==> flow/design.v <==
module cordic_stage 	(input [15:0] x,
			input [15:0] y,
			input [15:0]z,
			input mode,
			input reset,
			input clock,
			input [2:0] stage,
			output reg [15:0] x_out,
			output reg [15:0] y_out,
			output reg [15:0] z_out,
			output reg mode_out,
			output [2:0] stage_out);
		reg [15:0] atan;
		always @*
		begin
			case (stage) 
				3'b000 : atan = 16'b0_0000000_11001001;
				3'b001 : atan = 16'b0_0000000_01110110;
				3'b010 : atan = 16'b0_0000000_00111110;
				3'b011 : atan = 16'b0_0000000_00011111;
				3'b100 : atan = 16'b0_0000000_00001111;
				3'b101 : atan = 16'b0_0000000_00000111;
				3'b110 : atan = 16'b0_0000000_00000011;
				3'b111 : atan = 16'b0_0000000_00000001;
			endcase
		end
		assign stage_out = stage + 1;
		always @(posedge clock or negedge reset)
		begin
			if (~reset)
			begin
				x_out <= 0;
				y_out <= 0;
				z_out <= 0;
				mode_out <= 0;
			end
			else
			begin
				mode_out <= mode;
				if (mode == 0)
				begin
					if (z[15] == 0)
					begin
						case (x[15]^y[15])
							1'b0 : x_out <= (x[14:0] > (y[14:0] >> stage) ) ? 
									{x[15], x[14:0] - (y[14:0] >> stage)} :
									{~x[15],(y[14:0] >> stage) - x[14:0]}; 
							1'b1 : x_out <= {x[15], x[14:0] + (y[14:0] >> stage)};
						endcase
						case (x[15]^y[15])
							1'b1 : y_out <= (y[14:0] > (x[14:0] >> stage) ) ? 
									{y[15], y[14:0] - (x[14:0] >> stage)} :
									{~y[15],(x[14:0] >> stage) - y[14:0]}; 
							1'b0 : y_out <= {y[15], y[14:0] + (x[14:0] >> stage)};
						endcase
						z_out <= (z[14:0] > atan[14:0]) ? z - atan : {~z[15],atan[14:0] - z[14:0]};
					end
					else
					begin
						case (x[15]^y[15])
							1'b1 : x_out <= (x[14:0] > (y[14:0] >> stage) ) ? 
									{x[15], x[14:0] - (y[14:0] >> stage)} :
									{~x[15],(y[14:0] >> stage) - x[14:0]};
							1'b0 : x_out <= {x[15], x[14:0] + (y[14:0] >> stage)};
						endcase
						case (x[15]^y[15])
							1'b0 : y_out <= (y[14:0] > (x[14:0] >> stage) ) ? 
									{y[15], y[14:0] - (x[14:0] >> stage)} :
									{~y[15],(x[14:0] >> stage) - y[14:0]};
							1'b1 : y_out <= {y[15], y[14:0] + (x[14:0] >> stage)};
						endcase
						z_out <= (z[14:0] > atan[14:0]) ? z - atan : {~z[15],atan[14:0] - z[14:0]};
					end
				end
				else
				begin
					if (y[15] == 1)
					begin
						case (x[15]^y[15])
							1'b0 : x_out <= (x[14:0] > (y[14:0] >> stage) ) ? 
									{x[15], x[14:0] - (y[14:0] >> stage)} :
									{~x[15],(y[14:0] >> stage) - x[14:0]};
							1'b1 : x_out <= {x[15], x[14:0] + (y[14:0] >> stage)};
						endcase
						case (x[15]^y[15])
							1'b1 : y_out <= (y[14:0] > (x[14:0] >> stage) ) ? 
									{y[15], y[14:0] - (x[14:0] >> stage)} :
									{~y[15],(x[14:0] >> stage) - y[14:0]}; 
							1'b0 : y_out <= {y[15], y[14:0] + (x[14:0] >> stage)};
						endcase
						case (z[15])
							1'b0 : z_out <= (z[14:0] > atan[14:0]) ? 
									{z[15], z[14:0] - atan[14:0]} :
									{~z[15],atan[14:0] - z[14:0]};
							1'b1 : z_out <= {z[15], z[14:0] + atan[14:0]};
						endcase
					end
					else
					begin
						case (x[15]^y[15])
							1'b1 : x_out <= (x[14:0] > (y[14:0] >> stage) ) ? 
									{x[15], x[14:0] - (y[14:0] >> stage)} :
									{~x[15],(y[14:0] >> stage) - x[14:0]};
							1'b0 : x_out <= {x[15], x[14:0] + (y[14:0] >> stage)};
						endcase
						case (x[15]^y[15])
							1'b0 : y_out <= (y[14:0] > (x[14:0] >> stage) ) ? 
									{y[15], y[14:0] - (x[14:0] >> stage)} :
									{~y[15],(x[14:0] >> stage) - y[14:0]};
							1'b1 : y_out <= {y[15], y[14:0] + (x[14:0] >> stage)};
						endcase
						case (z[15])
							1'b1 : z_out <= (z[14:0] > atan[14:0]) ? 
									{z[15], z[14:0] - atan[14:0]} :
									{~z[15],atan[14:0] - z[14:0]}; 
							1'b0 : z_out <= {z[15], z[14:0] + atan[14:0]};
						endcase
					end
				end
			end
		end
endmodule
module cordic 	(input op_mode,
		input [15:0] x_coordinate,
		input [15:0] y_coordinate,
		input [15:0] rotate_amount,
		input clock,
		input reset,
		output reg [15:0] x_or_phase_out,
		output reg [15:0] y_or_size_out
		);
		reg [15:0] x_in;
		reg [15:0] y_in;
		reg [15:0] z_in;
		reg mode_in;
		wire [15:0] connections_x [7:0];
		wire [15:0] connections_y [7:0];
		wire [15:0] connections_z [7:0];
		wire connections_mode [7:0];
		wire [2:0] connections_stage [7:0];
		wire [15:0] outx;
		wire [15:0] outy;
		wire [15:0] outz;
		wire [32:0] holderx;
		wire [14:0] divx;
		wire [14:0] divy;
		wire [32:0] holdery;
		assign outx = connections_x[7];
		assign outy = connections_y[7];
		assign outz = connections_z[7];
		assign holderx = outx[14:0];
		assign divx = (holderx << 8) / 15'b00000001_10100101;
		assign holdery = outy[14:0];
		assign divy = (holdery << 8) / 15'b00000001_10100101;
		always @(posedge clock or negedge reset)
		begin
			if (~reset)
			begin
				x_in <= 0;
				y_in <= 0;
				z_in <= 0;
				x_or_phase_out <= 0;
				y_or_size_out <= 0;
			end
			else
			begin
				mode_in <= op_mode;
				if (connections_mode[7] == 0)
				begin
					x_or_phase_out <= {outx[15], divx};
					y_or_size_out <= {outy[15], divy};
				end
				else
				begin
					y_or_size_out <= {outx[15], divx};
					x_or_phase_out <= outz;
				end
				if(op_mode == 0)
				begin
					if (rotate_amount[14:0] <= (15'b0000011_00100100 >> 1))
					begin
						z_in <= rotate_amount;
						x_in <= x_coordinate;
						y_in <= y_coordinate;
					end
					else
					begin
						if (rotate_amount[15] == 1)
						begin
							x_in <= y_coordinate;
							y_in <= {~x_coordinate[15],x_coordinate[14:0]};
							z_in <= {rotate_amount[15],rotate_amount[14:0] - (15'b0000011_00100100 >> 1)};
						end
						else
						begin
							y_in <= x_coordinate;
							x_in <= {~y_coordinate[15],y_coordinate[14:0]};
							z_in <= rotate_amount - (16'b0_0000011_00100100>>1);
						end
					end
				end
				else
				begin
					if (x_coordinate[15] == 0)
					begin
						z_in <= 0;
						x_in <= x_coordinate;
						y_in <= y_coordinate;
					end
					else
					begin
						if (y_coordinate[15] == 0)
						begin
							x_in <= y_coordinate;
							y_in <= {~x_coordinate[15],x_coordinate[14:0]};
							z_in <= (16'b0_0000011_00100100 >> 1);
						end
						else
						begin
							y_in <= x_coordinate;
							x_in <= {~y_coordinate[15],y_coordinate[14:0]};
							z_in <= 16'b1_0000001_10010010;  
						end
					end
				end
			end
		end
		wire [2:0] gnd;
		assign gnd = 0;
		cordic_stage s0 (x_in, y_in, z_in, mode_in, reset, clock, gnd,
				 connections_x[0], connections_y[0], connections_z[0], connections_mode[0], connections_stage[0]);
		genvar i;
		generate
			for (i = 1; i < 8; i = i + 1) begin : stages
				cordic_stage  s0 (connections_x[i - 1],
							connections_y[i - 1],
							connections_z[i - 1],
							connections_mode[i - 1],
							reset,
							clock,
							connections_stage[i - 1],
							connections_x[i], 
							connections_y[i],
							connections_z[i],
							connections_mode[i],
							connections_stage[i]);
			end
		endgenerate
endmodule
Step by step through the tools: cordic
The steps from the RTL of cordic to its reports follow in flow order. Lines are those of the file above, counted from 1. Operators carry their Yosys type and port widths (W data, S select, Z words). Library cell names are shortened. Not given: -

Top module: cordic. Clock port: clock. Cell library: sky130hd. Timing corner: tt_025C_1v80.

Elaborated design
Yosys after proc, flatten, opt, wreduce and memory -nomap, before mapping. Enables and synchronous resets that opt folds into registers are not counted as muxes. Print and check cells are not counted. Equal cells are merged and count once. Yosys's memory passes give these memory sizes; they may raise the number of words (mostly to a power of two), join words into wider ones and drop unused or constant bits.

The entry for ROM bits reads 512. The entry for memories kept reads 8. The figure for elaborated cells is 395. The figure for flip-flop bits (word level) is 473.

The figure for add/subtract/negate cells is 79. The entry for div/mod/pow operators reads 2. The figure for muxes and demuxes is 201. For $lt $le $gt $ge the number is 25. Bitwise logic cells: 42.

Memories: (name not given) (words 8, bits a word 8, rd ports 1, wr ports 0, line 16) `case (stage)`; (name not given) (words 8, bits a word 8, rd ports 1, wr ports 0, line 16); (name not given) (words 8, bits a word 8, rd ports 1, wr ports 0, line 16); (name not given) (words 8, bits a word 8, rd ports 1, wr ports 0, line 16); (name not given) (words 8, bits a word 8, rd ports 1, wr ports 0, line 16); (name not given) (words 8, bits a word 8, rd ports 1, wr ports 0, line 16).

Further memories, not shown: 2.

Operator list (count): $mux W16 (137); $pmux W16 S2 (64); $div A23 B9 Y33 const B (2); $sub A15 B15 Y15 (18); $gt A15 B15 Y1 (10); $add A15 B15 Y15 (9); $sub A16 B16 Y16 (8); $not A1 Y1 (34); $sub A10 B15 Y15 (2); $sub A11 B15 Y15 (2); $sub A12 B15 Y15 (2); $sub A13 B15 Y15 (2); $sub A14 B15 Y15 (2); $add A15 B10 Y15 (2); $sub A15 B10 Y15 (2); $gt A15 B10 Y1 (2); $add A15 B11 Y15 (2); $sub A15 B11 Y15 (2); $gt A15 B11 Y1 (2); $add A15 B12 Y15 (2); $sub A15 B12 Y15 (2); $gt A15 B12 Y1 (2); $add A15 B13 Y15 (2); $sub A15 B13 Y15 (2); $gt A15 B13 Y1 (2); $add A15 B14 Y15 (2); $sub A15 B14 Y15 (2); $gt A15 B14 Y1 (2).

Not listed: further kinds 12, cells in them 27.

Logic depth
Depth = most cells in a row (Yosys ltp): at word level without a register or memory, in the mapped netlist without a sequential cell, where the memories' decode and read muxes count.

Under word-level depth stands 5. For ABC_AREA the number is 1. The figure for depth in mapped cells is 119. The entry for mapped depth without buffers reads 114.

Synthesis result
The flow's flattened synthesis, as Yosys stat reports it; memories are mapped. The netlist is that of the ABC_AREA named above (0 if unset); the other value can give another one. Totals and module areas in this step are rounded.

Cells by type: dfrtp_1 (count 471, area in all 1.18E+04 sq um); ha_1 (count 559, area in all 6.99E+03 sq um); nand2_1 (count 1827, area in all 6.86E+03 sq um); inv_1 (count 1223, area in all 4.59E+03 sq um); xor2_1 (count 378, area in all 3.31E+03 sq um); o21ai_0 (count 625, area in all 3128 sq um); a21oi_1 (count 581, area in all 2.91E+03 sq um); nor2_1 (count 753, area in all 2.83E+03 sq um); nand3_1 (count 544, area in all 2.72E+03 sq um); nand2_2 (count 212, area in all 1.33E+03 sq um); nand2_4 (count 83, area in all 934.646 sq um); fa_1 (count 45, area in all 900.864 sq um); clkbuf_1 (count 181, area in all 679.402 sq um); o31ai_1 (count 84, area in all 630.605 sq um); nand4_1 (count 100, area in all 625.6 sq um); nor3_1 (count 117, area in all 585.562 sq um); o211ai_1 (count 64, area in all 480.461 sq um); o21bai_1 (count 57, area in all 427.91 sq um).

Not listed: further types 72, cells in them 794.

Under area of sequential cells stands 11820 sq um. Under flip-flop cells stands 472. For cell count the number is 8698. The entry for cell area after synthesis reads 58190 sq um.

Worst setup path after synthesis
OpenSTA on the mapped netlist: ideal clock, no wires. The path of least setup slack (recovery checks aside). Input and output delay are each 20% of the period. Register names are those of the netlist, which keeps one name where synthesis merged equal registers.

Path type: flip-flop to flip-flop. Start: register stages[7].s0.x_out[7]. End: register y_or_size_out[0]. Under required time stands 15884 ps. The figure for stages is 107. Slack: 4607 ps. The figure for period is 16000 ps. The figure for delay of the path is 11393 ps. For arrival the number is 11277 ps. Synthesis period reached: 11393 ps.

"delay of the path" is the arrival time less input delay plus setup time. "stages": output pins that drive a net of the path, with the launching flip-flop's if there is one; two outputs of one cell count as two. "synthesis period reached" = period - worst setup slack (recovery checks aside). The figure is calculated, with input and output delays left at 20% of the set period. Between the ends stands the longest chain of elaborated cells between them, by number of cells; it is not shown to be the way that was timed. Of several equally long chains one is given. Each line given opens the expression or statement behind the cell; cells for indexed reads and writes are added by Yosys, which also makes memories of some case tables. A register here has more assigning lines than the two given.

Path through: dfrtp_1 -> o21ai_2 -> nand2_2 -> nand2_2 -> nand2_2 -> nand2_1 -> nand2_1 -> nor2_4 -> nand2_4 -> nand2_4 -> nand2_4 -> buf_12 -> nand2_1 -> nand3_2 -> nand2_2 -> nand2_2 -> nand3_4 -> nand2_4 -> (+71 left out) -> buf_6 -> ha_1 -> nand3_1 -> nand2_1 -> nor2_1 -> nand2_1 -> nand2_1 -> nand2_1 -> nand2_1 -> nand2_1 -> nand2_1 -> nand2_1 -> nor2_1 -> nand2_1 -> nor2_1 -> nand2_1 -> nand2_1 -> nand2_1. The entry for cells in the longest elaborated chain reads 2.

RTL lines, path after synthesis: start, declared (line 8) `output reg [15:0] x_out,`; start, assigned (line 45) `1'b0 : x_out <= (x[14:0] > (y[14:0] >> stage) ) ?`; start, assigned (line 48) `1'b1 : x_out <= {x[15], x[14:0] + (y[14:0] >> stage)};`; $div A23 B9 Y33 (line 152) `assign divx = (holderx << 8) / 15'b00000001_10100101;`; $mux W16 (line 168) `if (connections_mode[7] == 0)`; end, assigned (line 171) `y_or_size_out <= {outy[15], divy};`; end, assigned (line 175) `y_or_size_out <= {outx[15], divx};`; end, declared (line 130) `output reg [15:0] y_or_size_out`.

Path in the finished layout
Path of least setup slack in the final report of job 1 (OpenROAD, finished layout, wires in). Where an end is a register, its clock arrival counts in the times. The path's times are printed in steps of 10 ps; the period is the one set.

Path type: flip-flop to flip-flop. Start: register stages[7].s0.y_out[12]. End: register y_or_size_out[0]. Slack: 3320 ps. The figure for period is 15900 ps. Under required time stands 16470 ps. For arrival the number is 13150 ps. The figure for stages is 101.

Between the ends stands the longest chain of elaborated cells between them, by number of cells; it is not shown to be the way that was timed. Of several equally long chains one is given. A register here has more assigning lines than the two given.

Path through: dfrtp_2 -> inv_2 -> nand2_1 -> nor2_2 -> nand2_1 -> nand2_2 -> nand2_2 -> nand2_2 -> nand2_2 -> nand2_4 -> nand2_4 -> nand2_4 -> nand2_8 -> nand2_1 -> nand2_1 -> nor2_4 -> nand3_2 -> nand2_4 -> (+65 left out) -> nand2_4 -> nand2_8 -> ha_1 -> nand3_1 -> nand2_1 -> nand2_1 -> nand2_1 -> nand2_1 -> nand2_2 -> nand2_1 -> nand2_1 -> nand2_1 -> o21ai_0 -> nand2_1 -> nor2_2 -> nand2_1 -> nand2_1 -> nand2_1. The entry for cells in the longest elaborated chain reads 2.

RTL lines, path after layout: start, declared (line 9) `output reg [15:0] y_out,`; start, assigned (line 51) `1'b1 : y_out <= (y[14:0] > (x[14:0] >> stage) ) ?`; start, assigned (line 54) `1'b0 : y_out <= {y[15], y[14:0] + (x[14:0] >> stage)};`; $div A23 B9 Y33 (line 154) `assign divy = (holdery << 8) / 15'b00000001_10100101;`; $mux W16 (line 168) `if (connections_mode[7] == 0)`; end, assigned (line 171) `y_or_size_out <= {outy[15], divy};`; end, assigned (line 175) `y_or_size_out <= {outx[15], divx};`; end, declared (line 130) `output reg [15:0] y_or_size_out`.

Memo
Re: implementation data of cordic

Module cordic, platform sky130hd: 6 stored runs of the flow (Yosys, OpenROAD) with differing settings, in no particular order. Input and output delays are each 20% of the period that was set; the output load is 0.01 pF. "achieved clock period" = clock period - worst setup slack. The figure is calculated, with input and output delays left at 20% of the set period. "time of the worst setup path": the worst setup path's part of the clock period (all of it between registers, 20% less for each end at a port) less its slack. A launch clock that arrives late makes it longer, a capture clock that arrives late makes it shorter. "time of the worst setup path" is given in steps of 10 ps. The results are shown rounded.

Job 1 has these settings: ABC_AREA 1; CAP_MARGIN 15; CORE_ASPECT_RATIO 1.81; CORE_MARGIN 9; CORE_UTILIZATION 16; CTS_CLUSTER_DIAMETER 196; GPL_ROUTABILITY_DRIVEN 0; MIN_ROUTING_LAYER met1; PLACE_DENSITY_LB_ADDON 0.16; SETUP_SLACK_MARGIN 2.08; SLEW_MARGIN 35; TNS_END_PERCENT 80; period_ns 15.9. The chip area in the Yosys report is 58190 sq um. The total die area stands at 386700 sq um. The standard-cell area after layout is 67790 sq um. The utilization after layout comes to 18.7 %. The setup slack of the critical path comes to 3325 ps. The final setup TNS comes to 0 ps. For the smallest hold slack the run shows 421 ps. The measured achieved clock period is 12575 ps. The time of the worst setup path is 12580 ps. Worst path kind: flip-flop to flip-flop.

Job 2 has these settings: ABC_AREA 1; CORE_ASPECT_RATIO 1.93; CORE_UTILIZATION 37; GPL_TIMING_DRIVEN 1; MAX_ROUTING_LAYER met4; PLACE_DENSITY_LB_ADDON 0.03; SETUP_SLACK_MARGIN 0.7; period_ns 10.4; CAP_MARGIN 20; CORE_MARGIN 2; SLEW_MARGIN 20. The chip area in the Yosys report is 58190 sq um. The total die area stands at 160600 sq um. The standard-cell area after layout is 73000 sq um. The utilization after layout comes to 46.7 %. The setup slack of the critical path comes to -818 ps. The final setup TNS comes to -2916 ps. For the smallest hold slack the run shows 425 ps. The measured achieved clock period is 11218 ps. The time of the worst setup path is 11220 ps. Worst path kind: flip-flop to flip-flop.

Job 3 has these settings: ABC_AREA 0; CELL_PAD_IN_SITES_DETAIL_PLACEMENT 2; CELL_PAD_IN_SITES_GLOBAL_PLACEMENT 3; CORE_UTILIZATION 53; CTS_CLUSTER_SIZE 22; HOLD_SLACK_MARGIN 0.26; PLACE_DENSITY 0.4; SETUP_SLACK_MARGIN 3.58; period_ns 20.1; CAP_MARGIN 20; CORE_MARGIN 2; SLEW_MARGIN 20. Outcome: did not finish, placement stopped with GPL-0301.

Job 4 has these settings: ABC_AREA 1; CELL_PAD_IN_SITES_DETAIL_PLACEMENT 2; CORE_ASPECT_RATIO 0.86; CORE_UTILIZATION 27; CTS_CLUSTER_SIZE 22; GPL_TIMING_DRIVEN 1; period_ns 16.0; CAP_MARGIN 20; CORE_MARGIN 2; SLEW_MARGIN 20. The chip area in the Yosys report is 58190 sq um. The total die area stands at 219300 sq um. The standard-cell area after layout is 64480 sq um. The utilization after layout comes to 30.0 %. The setup slack of the critical path comes to -1476 ps. The final setup TNS comes to -4296 ps. For the smallest hold slack the run shows 479 ps. The measured achieved clock period is 17476 ps. The time of the worst setup path is 17480 ps. Worst path kind: flip-flop to flip-flop.

Job 5 has these settings: ABC_AREA 1; CORE_UTILIZATION 29; period_ns 13.8; CAP_MARGIN 20; CORE_MARGIN 2; SLEW_MARGIN 20. The chip area in the Yosys report is 58190 sq um. The total die area stands at 204300 sq um. The standard-cell area after layout is 64190 sq um. The utilization after layout comes to 32.2 %. The setup slack of the critical path comes to 1049 ps. The final setup TNS comes to 0 ps. For the smallest hold slack the run shows 424 ps. The measured achieved clock period is 12751 ps. The time of the worst setup path is 12750 ps. Worst path kind: flip-flop to flip-flop.

Job 6 has these settings: ABC_AREA 1; CAP_MARGIN 15; CELL_PAD_IN_SITES_GLOBAL_PLACEMENT 3; CORE_ASPECT_RATIO 0.7; CORE_MARGIN 5; CORE_UTILIZATION 16; CTS_CLUSTER_DIAMETER 218; CTS_CLUSTER_SIZE 73; GPL_ROUTABILITY_DRIVEN 0; GPL_TIMING_DRIVEN 0; MIN_ROUTING_LAYER met1; PLACE_DENSITY_LB_ADDON 0.06; SETUP_SLACK_MARGIN 2.08; SLEW_MARGIN 15; TNS_END_PERCENT 85; period_ns 15.9. The chip area in the Yosys report is 58190 sq um. The total die area stands at 376100 sq um. The standard-cell area after layout is 68100 sq um. The utilization after layout comes to 18.8 %. The setup slack of the critical path comes to 3049 ps. The final setup TNS comes to 0 ps. For the smallest hold slack the run shows 471 ps. The measured achieved clock period is 12851 ps. The time of the worst setup path is 12850 ps. Worst path kind: flip-flop to flip-flop.
